==> flow/design.v <==
`timescale 1ns / 1ps
module bcd(clk, rst, broj, desetice, jedinice);
   input clk;                                               
   input rst;                                               
   input  [7:0] broj;                                       
   output reg [3:0] desetice;                               
   output reg [3:0] jedinice;                               
   reg [15:0] shift;                                        
   reg [3:0] i;                                             
   reg [15:0] t;                                            
   always @(posedge clk)
   begin
      if (rst)
         i <= 4'd0;
      else
      begin
         t = shift;
         if (i == 0)                                        
         begin
            t[15:8] = 8'd0;
            t[7:0] = broj;
         end
         if (i < 8)                                         
         begin
            if (t[11:8] >= 5)                               
               t[11:8] = t[11:8] + 4'd3;                    
            if (t[15:12] >= 5)                              
               t[15:12] = t[15:12] + 4'd3;                  
            t = t << 1;                                     
            shift <= t;
            i <= i + 4'd1;
         end
         else                                               
         begin
            desetice <= shift[15:12];
            jedinice <= shift[11:8];
            i <= 4'd0;
         end
      end
   end
endmodule
`timescale 1ns / 1ps
module kosarka(
      input clk,                                            
      input rst,                                            
      input b0,b1,b2,b3,                                    
      input p0,p1,p2,                                       
      output a,b,c,d,e,f,g,dp,                              
      output [3:0] an                                       
    );
localparam [16:0] DIV_D = 17'd25;                           
localparam [28:0] DIV_V = 29'd500;                          
reg clkD,clkV;                                              
reg [16:0] brojacD;                                         
reg [28:0] brojacV;                                         
reg [7:0] vremeA,vremeB,rezulA,rezulB;                      
reg [3:0] displej;                                          
reg [6:0] s_seg;                                            
reg [3:0] cifra;                                            
reg stop;                                                   
wire [3:0] vremeAdesetice, vremeAjedinice, vremeBdesetice, vremeBjedinice;   
wire [3:0] rezulAdesetice, rezulAjedinice, rezulBdesetice, rezulBjedinice;   
reg stanjeB0, stanjeB1, stanjeB2, stanjeB3;                 
bcd bcd_vremeA(clk, rst, vremeA, vremeAdesetice, vremeAjedinice);
bcd bcd_vremeB(clk, rst, vremeB, vremeBdesetice, vremeBjedinice);            
bcd bcd_rezulA(clk, rst, rezulA, rezulAdesetice, rezulAjedinice);
bcd bcd_rezulB(clk, rst, rezulB, rezulBdesetice, rezulBjedinice);
wire tickD = (brojacD == DIV_D) && !clkD;                   
wire tickV = (brojacV == DIV_V) && !clkV;                   
reg n_stop, n_s0, n_s1, n_s2, n_s3;
reg [7:0] n_rezulA, n_rezulB;
reg [3:0] n_displej, n_cifra;
always @(*)
   begin
      n_stop = stop;
      n_s0 = stanjeB0; n_s1 = stanjeB1; n_s2 = stanjeB2; n_s3 = stanjeB3;
      n_rezulA = rezulA; n_rezulB = rezulB;
      n_displej = displej; n_cifra = cifra;
      if(vremeA==0 && vremeB==0)                            
         n_stop = 1'b1;                                     
      case({p2,cifra})
         5'b00111: begin n_displej = vremeBjedinice; n_cifra = 4'b1110; end
         5'b01110: begin n_displej = vremeBdesetice; n_cifra = 4'b1101; end   
         5'b01101: begin n_displej = vremeAjedinice; n_cifra = 4'b1011; end
         5'b01011: begin n_displej = vremeAdesetice; n_cifra = 4'b0111; end
         5'b10111: begin n_displej = rezulBjedinice; n_cifra = 4'b1110; end
         5'b11110: begin n_displej = rezulBdesetice; n_cifra = 4'b1101; end   
         5'b11101: begin n_displej = rezulAjedinice; n_cifra = 4'b1011; end
         5'b11011: begin n_displej = rezulAdesetice; n_cifra = 4'b0111; end
         default: ;
      endcase
      if(b0 == 1'b1)
         n_s0 = 1'b1;                                       
      if(n_s0==1'b1 && b0 == 1'b0)                          
      begin
         n_stop = ~n_stop;                                  
         n_s0 = 1'b0;
      end
      if(b1 == 1'b1)
         n_s1 = 1'b1;                                       
      if(n_s1==1'b1 && b1 == 1'b0)
      begin
         case({p1,p0})
            2'b00: n_rezulB = n_rezulB+8'd3;                
            2'b01: n_rezulB = n_rezulB-8'd3;
            2'b10: n_rezulA = n_rezulA+8'd3;
            2'b11: n_rezulA = n_rezulA-8'd3;
         endcase
         n_s1 = 1'b0;
      end
      if(b2 == 1'b1)
         n_s2 = 1'b1;                                       
      if(n_s2==1'b1 && b2 == 1'b0)
      begin
         case({p1,p0})
            2'b00: n_rezulB = n_rezulB+8'd2;                
            2'b01: n_rezulB = n_rezulB-8'd2;
            2'b10: n_rezulA = n_rezulA+8'd2;
            2'b11: n_rezulA = n_rezulA-8'd2;
         endcase
         n_s2 = 1'b0;
      end
      if(b3 == 1'b1)
         n_s3 = 1'b1;                                       
      if(n_s3==1'b1 && b3 == 1'b0)
      begin
         case({p1,p0})
            2'b00: n_rezulB = n_rezulB+8'd1;                
            2'b01: n_rezulB = n_rezulB-8'd1;
            2'b10: n_rezulA = n_rezulA+8'd1;
            2'b11: n_rezulA = n_rezulA-8'd1;
         endcase
         n_s3 = 1'b0;
      end
   end
always @(posedge clk)
   begin
      if (rst)
      begin
         clkD <= 1'b0; clkV <= 1'b0;
         brojacD <= 17'd0; brojacV <= 29'd0;
         vremeA <= 8'd40; vremeB <= 8'd0;                   
         rezulA <= 8'd0; rezulB <= 8'd0;
         displej <= 4'b0110;
         s_seg <= 7'd0;
         cifra <= 4'b1110;
         stop <= 1'b1;
         stanjeB0 <= 1'b0; stanjeB1 <= 1'b0; stanjeB2 <= 1'b0; stanjeB3 <= 1'b0;
      end
      else
      begin
         if(brojacD==DIV_D)                                 
         begin
            clkD <= ~clkD;
            brojacD <= 17'd1;
         end
         else
            brojacD <= brojacD+17'd1;
         if(brojacV==DIV_V)                                 
         begin
            clkV <= ~clkV;
            brojacV <= 29'd1;
         end
         else
            brojacV <= brojacV+29'd1;
         case(displej)
            4'd0 : s_seg <= 7'b1000000;                     
            4'd1 : s_seg <= 7'b1111001;                     
            4'd2 : s_seg <= 7'b0100100;                     
            4'd3 : s_seg <= 7'b0110000;                     
            4'd4 : s_seg <= 7'b0011001;                     
            4'd5 : s_seg <= 7'b0010010;                     
            4'd6 : s_seg <= 7'b0000010;                     
            4'd7 : s_seg <= 7'b1111000;                     
            4'd8 : s_seg <= 7'b0000000;                     
            4'd9 : s_seg <= 7'b0010000;                     
            default : s_seg <= 7'b1000000;                  
         endcase
         if (tickV)                                         
         begin
            if(stop==0)                                     
            begin
               if(vremeB==0)                                
               begin
                  vremeB <= 8'd59;                          
                  vremeA <= vremeA-8'd1;                    
               end
               else
                  vremeB <= vremeB-8'd1;
            end
         end
         if (tickD)                                         
         begin
            stop <= n_stop;
            stanjeB0 <= n_s0; stanjeB1 <= n_s1; stanjeB2 <= n_s2; stanjeB3 <= n_s3;
            rezulA <= n_rezulA; rezulB <= n_rezulB;
            displej <= n_displej;
            cifra <= n_cifra;
         end
      end
   end
assign an = cifra;
assign {g, f, e, d, c, b, a} = s_seg;                       
assign dp = 1'b1;                                           
endmodule
# From RTL to reports: kosarka
# Each step is given for the RTL above and for the edited RTL.
# "orig" refers to lines of the RTL above, "edited" to lines of the edited file.
# "delta": "edited" minus "orig" as printed here.
# Operators carry their Yosys type and port widths (W data, S select, Z words).
# Library cell names are shortened.
# Not given: n/a
[inputs] design="kosarka" clock="clk" lib="sky130hd" corner="tt_025C_1v80"

# Diff
# Unified diff, file above to edited file.
# The edited RTL no longer does the same as the RTL above: the edit was made by script, with no optimisation intended.
# begin of diff
@@ -190,5 +190,4 @@
             end
          end
-         if (tickD)                                         
          begin
             stop <= n_stop;
# end of diff

# Elaborated design
# Source: Yosys, flattened and elaborated, memories not mapped. Widths are those after wreduce. Registers that Yosys merges into a memory's read port (data or address) are not register bits. Print and check cells do not count. Equal cells are merged and count once.
# Yosys's memory passes give these memory sizes; they may raise the number of words (mostly to a power of two), join words into wider ones and drop unused or constant bits.
[op_classes] item="n_addsub" orig=28 edited=27 delta=-1
[op_classes] item="n_cmp" orig=12 edited=12 delta=0
[op_classes] item="equal" orig=13 edited=12 delta=-1
[op_classes] item="mux" orig=47 edited=42 delta=-5
[op_classes] item="logic" orig=13 edited=12 delta=-1
[op_classes] item="reduce_and_logical" orig=42 edited=41 delta=-1
[op_table] op="$mux W1" orig=12 edited=7 delta=-5
[op_table] op="$reduce_or A2 Y1" orig=12 edited=15 delta=3
[op_table] op="$reduce_and A2 Y1" orig=11 edited=9 delta=-2
[op_table] op="$not A1 Y1" orig=13 edited=12 delta=-1
[op_table] op="$logic_and A1 B1 Y1" orig=7 edited=6 delta=-1
[op_table] op="$logic_not A1 Y1" orig=2 edited=1 delta=-1
[op_table] op="$add A17 B1 Y17 const B" orig=1 edited=0 delta=-1
[op_table] op="$eq A17 B5 Y1 const B" orig=1 edited=0 delta=-1
[op_table] op="$mux W8" orig=19 edited=19 delta=0
[op_table] op="$ge A4 B3 Y1 const B" orig=8 edited=8 delta=0
[op_table] op="$pmux W8 S3" orig=6 edited=6 delta=0
[op_table] op="$add A3 B2 Y3 const B" orig=4 edited=4 delta=0
[op_table] op="$add A4 B1 Y4 const B" orig=4 edited=4 delta=0
[op_table] op="$add A4 B2 Y4 const B" orig=4 edited=4 delta=0
[op_table] op="$add A8 B2 Y8 const B" orig=4 edited=4 delta=0
[op_table] op="$eq A5 B5 Y1 const B" orig=4 edited=4 delta=0
[op_table] op="$logic_not A4 Y1" orig=4 edited=4 delta=0
[op_table] op="$lt A4 B4 Y1 const B" orig=4 edited=4 delta=0
[op_table] op="$mux W3" orig=4 edited=4 delta=0
[op_table] op="$mux W4" orig=4 edited=4 delta=0
[op_table] op="$sub A8 B1 Y8 const B" orig=4 edited=4 delta=0
[op_table] op="$sub A8 B2 Y8 const B" orig=4 edited=4 delta=0
[op_table] op="$eq A5 B4 Y1 const B" orig=3 edited=3 delta=0
[op_table] op="$add A8 B1 Y8 const B" orig=2 edited=2 delta=0
[op_table] op="$eq A2 B2 Y1 const B" orig=2 edited=2 delta=0
[op_table] op="$logic_not A8 Y1" orig=2 edited=2 delta=0
[op_table] op="$add A29 B1 Y29 const B" orig=1 edited=1 delta=0
[op_table] op="$eq A2 B1 Y1 const B" orig=1 edited=1 delta=0
# The list need not be complete.
[word_totals] item="ff_bits" orig=201 edited=183 delta=-18
[word_totals] item="mem_bits_ro" orig=112 edited=112 delta=0
[word_totals] item="clocked_rd_ports_x_width" orig=7 edited=7 delta=0
[word_totals] item="n_memories" orig=1 edited=1 delta=0
[word_totals] item="output_inout_bits" orig=12 edited=12 delta=0
[word_totals] item="word_cells" orig=193 edited=181 delta=-12
[memory_table] item="memory_list" orig="16 x 7 bit 1R0W" edited="16 x 7 bit 1R0W"

# Logic depth
# Yosys ltp: most cells in a row. Word level: on the elaborated netlist, between registers, memories and ports. Mapped: between sequential cells and ports; inverters and the memories' decode and read muxes count.
[logic_depth] item="word_depth" orig=10 edited=10 delta=0
[logic_depth] item="abc_area" orig="0" edited="0"
[logic_depth] item="ltp_mapped" orig=22 edited=22 delta=0
[logic_depth] item="mapped_depth_nobuf" orig=19 edited=18 delta=-1

# After synthesis
# Source: synth_stat.txt of the flow (Yosys; design flattened, memories mapped). It holds for the ABC_AREA given above (unset counts as 0); a run with the other value may have another netlist.
[types] type="dfxtp_1" orig=116 edited=98 delta=-18
[types] type="nor2_1" orig=154 edited=139 delta=-15
[types] type="nand2b_1" orig=27 edited=14 delta=-13
[types] type="mux2i_1" orig=21 edited=8 delta=-13
[types] type="o21ai_0" orig=47 edited=35 delta=-12
[types] type="nand2_1" orig=176 edited=165 delta=-11
[types] type="nand3_1" orig=35 edited=46 delta=11
[types] type="nor4_1" orig=11 edited=22 delta=11
[types] type="or3_1" orig=18 edited=9 delta=-9
[types] type="xnor2_1" orig=51 edited=44 delta=-7
[types] type="nand4_1" orig=20 edited=14 delta=-6
[types] type="buf_2" orig=10 edited=4 delta=-6
[types] type="nor3b_1" orig=5 edited=11 delta=6
[types] type="buf_1" orig=4 edited=10 delta=6
[types] type="xor2_1" orig=48 edited=43 delta=-5
[types] type="a22oi_1" orig=10 edited=5 delta=-5
[types] type="buf_6" orig=5 edited=0 delta=-5
[types] type="o211ai_1" orig=4 edited=9 delta=5
# The list need not be complete.
[mapped] item="mapped_cells" orig=1303 edited=1197 delta=-106
[mapped] item="synth_area_um2" orig=11710.0 edited=10639.0 delta=-1071.0
[mapped] item="ffs" orig=208 edited=190 delta=-18
[mapped] item="n_buf" orig=63 edited=57 delta=-6
# The figures by module come from a second, unflattened synthesis with its own total; it is not the netlist above.
[hier_totals] item="hier_cells" orig=1235 edited=1128 delta=-107
[hier_totals] item="area_unflattened_um2" orig=11536.1 edited=10946.7 delta=-589.4
# Each row is one instance without its submodules.
[modules_orig] module="kosarka" instances=1 n_cells=875 mod_area_um2=6736.5 seq_area_um2=2001.9
[modules_orig] module="bcd" instances=4 n_cells=90 mod_area_um2=1199.9 seq_area_um2=770.7
[modules_edited] module="kosarka" instances=1 n_cells=768 mod_area_um2=6147.1 seq_area_um2=1641.6
[modules_edited] module="bcd" instances=4 n_cells=90 mod_area_um2=1199.9 seq_area_um2=770.7

# Worst setup path after synthesis
# Source: OpenSTA report_checks on the synthesized netlist (no wires, ideal clock, input and output delay 20% of the period each), path of least setup slack; recovery checks are left aside. Register names are those of the netlist, which keeps one name where synthesis merged equal registers.
[synth_timing] item="path_type" orig="input -> register" edited="input -> register"
[synth_timing] item="startpoint" orig="in p1" edited="in p1"
[synth_timing] item="endpoint" orig="reg rezulB[7]" edited="reg rezulA[7]"
[synth_timing] item="tclk_ps" orig=10000 edited=10000 delta=0
[synth_timing] item="arrival_time_ps" orig=6406 edited=6576 delta=170
[synth_timing] item="required_time_ps" orig=9877 edited=9879 delta=2
[synth_timing] item="path_slack_ps" orig=3470 edited=3304 delta=-166
[synth_timing] item="path_delay_ps" orig=4529 edited=4697 delta=168
[synth_timing] item="stages" orig=22 edited=21 delta=-1
[synth_timing] item="period_less_setup_slack_ps" orig=6530 edited=6696 delta=166
# "path_delay_ps" is the arrival time less input delay plus setup time.
# "stages" counts driving pins, that of a launching flip-flop among them; a cell with two outputs on the path counts twice.
# "period_less_setup_slack_ps" = period - worst setup slack (recovery checks aside). The figure is calculated, with input and output delays left at 20% of the set period.
# The rows between start and end are the longest chain of elaborated cells between them; the timing report does not say that the signal goes this way. Where chains are equally long, one stands for them.
# A line is the first line of the expression or statement that the cell stems from. Yosys adds cells for indexed reads and writes and turns some case tables into memories.
[synth_between_orig] path_cell_list="buf_6 > nand2b_1 > buf_2 > buf_1 > ha_1 > a21o_1 > maj3_1 > xnor2_1 > nand2_1 > xnor2_1 > ha_1 > clkbuf_1 > nor2b_1 > nand4_1 > nand4b_1 > o21bai_1 > nand4_1 > o311ai_4 > or4_1 > mux2i_1 > mux2i_1 > mux2_1" elab_chain_len=10 cone_cells=15
[synth_rtl_orig] item="from (decl)" line=47 text="input p0,p1,p2,"
[synth_rtl_orig] item="$eq A2 B2 Y1" line=103 text="case({p1,p0})"
[synth_rtl_orig] item="$reduce_or A2 Y1"
[synth_rtl_orig] item="$pmux W8 S3" line=103
[synth_rtl_orig] item="$mux W8" line=101 text="if(n_s1==1'b1 && b1 == 1'b0)"
[synth_rtl_orig] item="$sub A8 B2 Y8" line=117 text="2'b01: n_rezulB = n_rezulB-8'd2;"
[synth_rtl_orig] item="$pmux W8 S3" line=115 text="case({p1,p0})"
[synth_rtl_orig] item="$mux W8" line=113 text="if(n_s2==1'b1 && b2 == 1'b0)"
[synth_rtl_orig] item="$sub A8 B1 Y8" line=129 text="2'b01: n_rezulB = n_rezulB-8'd1;"
[synth_rtl_orig] item="$pmux W8 S3" line=127 text="case({p1,p0})"
[synth_rtl_orig] item="$mux W8" line=125 text="if(n_s3==1'b1 && b3 == 1'b0)"
[synth_rtl_orig] item="to (assign)" line=143 text="rezulA <= 8'd0; rezulB <= 8'd0;"
[synth_rtl_orig] item="to (assign)" line=196 text="rezulA <= n_rezulA; rezulB <= n_rezulB;"
[synth_rtl_orig] item="to (decl)" line=56 text="reg [7:0] vremeA,vremeB,rezulA,rezulB;"
[synth_between_edited] path_cell_list="buf_2 > buf_2 > nand2_1 > clkbuf_1 > buf_1 > inv_1 > fa_1 > xor2_1 > nor3_1 > nor2_1 > xnor2_1 > ha_1 > or4_1 > xnor2_1 > a21oi_1 > ha_1 > a41oi_1 > nand2_1 > nor4_1 > mux2i_1 > mux2_2" elab_chain_len=10 cone_cells=15
[synth_rtl_edited] item="from (decl)" line=47 text="input p0,p1,p2,"
[synth_rtl_edited] item="$eq A2 B1 Y1" line=103 text="case({p1,p0})"
[synth_rtl_edited] item="$reduce_or A2 Y1"
[synth_rtl_edited] item="$pmux W8 S3" line=103
[synth_rtl_edited] item="$mux W8" line=101 text="if(n_s1==1'b1 && b1 == 1'b0)"
[synth_rtl_edited] item="$sub A8 B2 Y8" line=119 text="2'b11: n_rezulA = n_rezulA-8'd2;"
[synth_rtl_edited] item="$pmux W8 S3" line=115 text="case({p1,p0})"
[synth_rtl_edited] item="$mux W8" line=113 text="if(n_s2==1'b1 && b2 == 1'b0)"
[synth_rtl_edited] item="$sub A8 B1 Y8" line=131 text="2'b11: n_rezulA = n_rezulA-8'd1;"
[synth_rtl_edited] item="$pmux W8 S3" line=127 text="case({p1,p0})"
[synth_rtl_edited] item="$mux W8" line=125 text="if(n_s3==1'b1 && b3 == 1'b0)"
[synth_rtl_edited] item="to (assign)" line=143 text="rezulA <= 8'd0; rezulB <= 8'd0;"
[synth_rtl_edited] item="to (assign)" line=195 text="rezulA <= n_rezulA; rezulB <= n_rezulB;"
[synth_rtl_edited] item="to (decl)" line=56 text="reg [7:0] vremeA,vremeB,rezulA,rezulB;"

# Path in the finished layout
# From the final timing report of each run of pair 1: the path of least setup slack in the routed layout; clock arrival at registers is part of the times.
# The path's times are printed in steps of 10 ps; the period is the one set.
[layout_timing] item="path_type" orig="input -> register" edited="input -> register"
[layout_timing] item="startpoint" orig="in p0" edited="in p0"
[layout_timing] item="endpoint" orig="reg rezulB[7]" edited="reg rezulA[6]"
[layout_timing] item="tclk_ps" orig=7180 edited=7180 delta=0
[layout_timing] item="arrival_time_ps" orig=6240 edited=6240 delta=0
[layout_timing] item="required_time_ps" orig=7580 edited=7480 delta=-100
[layout_timing] item="path_slack_ps" orig=1340 edited=1240 delta=-100
[layout_timing] item="stages" orig=20 edited=20 delta=0
# The rows between start and end are the longest chain of elaborated cells between them; the timing report does not say that the signal goes this way. Where chains are equally long, one stands for them.
[layout_between_orig] path_cell_list="clkdlybuf4s50_1 > nand2b_1 > buf_4 > ha_1 > a21o_1 > maj3_1 > xnor2_1 > nand2_1 > xnor2_1 > ha_1 > nor2b_1 > nand4_1 > nand4b_1 > o21bai_1 > nand4_1 > o311ai_4 > or4_1 > mux2i_1 > mux2i_1 > mux2_1" elab_chain_len=10 cone_cells=15
[layout_rtl_orig] item="from (decl)" line=47 text="input p0,p1,p2,"
[layout_rtl_orig] item="$eq A2 B2 Y1" line=103 text="case({p1,p0})"
[layout_rtl_orig] item="$reduce_or A2 Y1"
[layout_rtl_orig] item="$pmux W8 S3" line=103
[layout_rtl_orig] item="$mux W8" line=101 text="if(n_s1==1'b1 && b1 == 1'b0)"
[layout_rtl_orig] item="$sub A8 B2 Y8" line=117 text="2'b01: n_rezulB = n_rezulB-8'd2;"
[layout_rtl_orig] item="$pmux W8 S3" line=115 text="case({p1,p0})"
[layout_rtl_orig] item="$mux W8" line=113 text="if(n_s2==1'b1 && b2 == 1'b0)"
[layout_rtl_orig] item="$sub A8 B1 Y8" line=129 text="2'b01: n_rezulB = n_rezulB-8'd1;"
[layout_rtl_orig] item="$pmux W8 S3" line=127 text="case({p1,p0})"
[layout_rtl_orig] item="$mux W8" line=125 text="if(n_s3==1'b1 && b3 == 1'b0)"
[layout_rtl_orig] item="to (assign)" line=143 text="rezulA <= 8'd0; rezulB <= 8'd0;"
[layout_rtl_orig] item="to (assign)" line=196 text="rezulA <= n_rezulA; rezulB <= n_rezulB;"
[layout_rtl_orig] item="to (decl)" line=56 text="reg [7:0] vremeA,vremeB,rezulA,rezulB;"
[layout_between_edited] path_cell_list="clkdlybuf4s50_1 > buf_4 > nand2_1 > inv_1 > fa_1 > xor2_1 > nor3_1 > nor2_1 > xnor2_1 > ha_1 > or4_1 > xnor2_1 > a21oi_1 > ha_1 > o21a_1 > a21oi_1 > nor4b_1 > o21ai_1 > xor2_1 > nor2_1" elab_chain_len=10 cone_cells=15
[layout_rtl_edited] item="from (decl)" line=47 text="input p0,p1,p2,"
[layout_rtl_edited] item="$eq A2 B1 Y1" line=103 text="case({p1,p0})"
[layout_rtl_edited] item="$reduce_or A2 Y1"
[layout_rtl_edited] item="$pmux W8 S3" line=103
[layout_rtl_edited] item="$mux W8" line=101 text="if(n_s1==1'b1 && b1 == 1'b0)"
[layout_rtl_edited] item="$sub A8 B2 Y8" line=119 text="2'b11: n_rezulA = n_rezulA-8'd2;"
[layout_rtl_edited] item="$pmux W8 S3" line=115 text="case({p1,p0})"
[layout_rtl_edited] item="$mux W8" line=113 text="if(n_s2==1'b1 && b2 == 1'b0)"
[layout_rtl_edited] item="$sub A8 B1 Y8" line=131 text="2'b11: n_rezulA = n_rezulA-8'd1;"
[layout_rtl_edited] item="$pmux W8 S3" line=127 text="case({p1,p0})"
[layout_rtl_edited] item="$mux W8" line=125 text="if(n_s3==1'b1 && b3 == 1'b0)"
[layout_rtl_edited] item="to (assign)" line=143 text="rezulA <= 8'd0; rezulB <= 8'd0;"
[layout_rtl_edited] item="to (assign)" line=195 text="rezulA <= n_rezulA; rezulB <= n_rezulB;"
[layout_rtl_edited] item="to (decl)" line=56 text="reg [7:0] vremeA,vremeB,rezulA,rezulB;"

# Flow runs
# Both versions went through the flow (Yosys, OpenROAD) with the same settings in each pair. Constraints: input delay and output delay 20% of the set period each, output load 0.01 pF.
[flow_settings_pair_1] CORE_UTILIZATION=40 period_ns=7.18 CAP_MARGIN=20 CORE_MARGIN=2 SLEW_MARGIN=20
[measured_pair_1] item="synthesis_area_um2" orig=11710.0 edited=10639.0 delta=-1071.0
[measured_pair_1] item="die_footprint_um2" orig=30660.0 edited=27917.4 delta=-2742.6
[measured_pair_1] item="final_stdcell_area_um2" orig=13168.9 edited=11713.7 delta=-1455.2
[measured_pair_1] item="final_setup_ws_ps" orig=1343 edited=1244 delta=-99
[measured_pair_1] item="tns_setup_ps" orig=0 edited=0 delta=0
[measured_pair_1] item="fin_hold_ws_ps" orig=448 edited=451 delta=3
[measured_pair_1] item="total_power_w" orig=0.003 edited=0.002892 delta=-0.000108
[measured_pair_1] item="clock_period_reached_ps" orig=5837 edited=5936 delta=99
[flow_settings_pair_2] CAP_MARGIN=15 CELL_PAD_IN_SITES_DETAIL_PLACEMENT=1 CELL_PAD_IN_SITES_GLOBAL_PLACEMENT=1 CORE_UTILIZATION=36 CTS_CLUSTER_DIAMETER=393 CTS_CLUSTER_SIZE=19 GPL_ROUTABILITY_DRIVEN=1 MAX_ROUTING_LAYER="met5" PLACE_DENSITY_LB_ADDON=0.09 SETUP_SLACK_MARGIN=-0.06 SLEW_MARGIN=20 TNS_END_PERCENT=70 period_ns=4.38 CORE_MARGIN=2
[measured_pair_2] item="synthesis_area_um2" orig=11710.0 edited=10639.0 delta=-1071.0
[measured_pair_2] item="die_footprint_um2" orig=33986.8 edited=30944.3 delta=-3042.5
[measured_pair_2] item="final_stdcell_area_um2" orig=13613.1 edited=12568.3 delta=-1044.8
[measured_pair_2] item="final_setup_ws_ps" orig=36 edited=129 delta=93
[measured_pair_2] item="tns_setup_ps" orig=0 edited=0 delta=0
[measured_pair_2] item="fin_hold_ws_ps" orig=458 edited=462 delta=4
[measured_pair_2] item="total_power_w" orig=0.003917 edited=0.004865 delta=0.000948
[measured_pair_2] item="clock_period_reached_ps" orig=4344 edited=4251 delta=-93
# "clock_period_reached_ps": clock period set for the run, less the worst setup slack. It is reckoned from that one timing run; input and output delays stay at 20% of the period that was set.
# "total_power_w" is the tool's figure for a default switching activity; nothing was simulated.
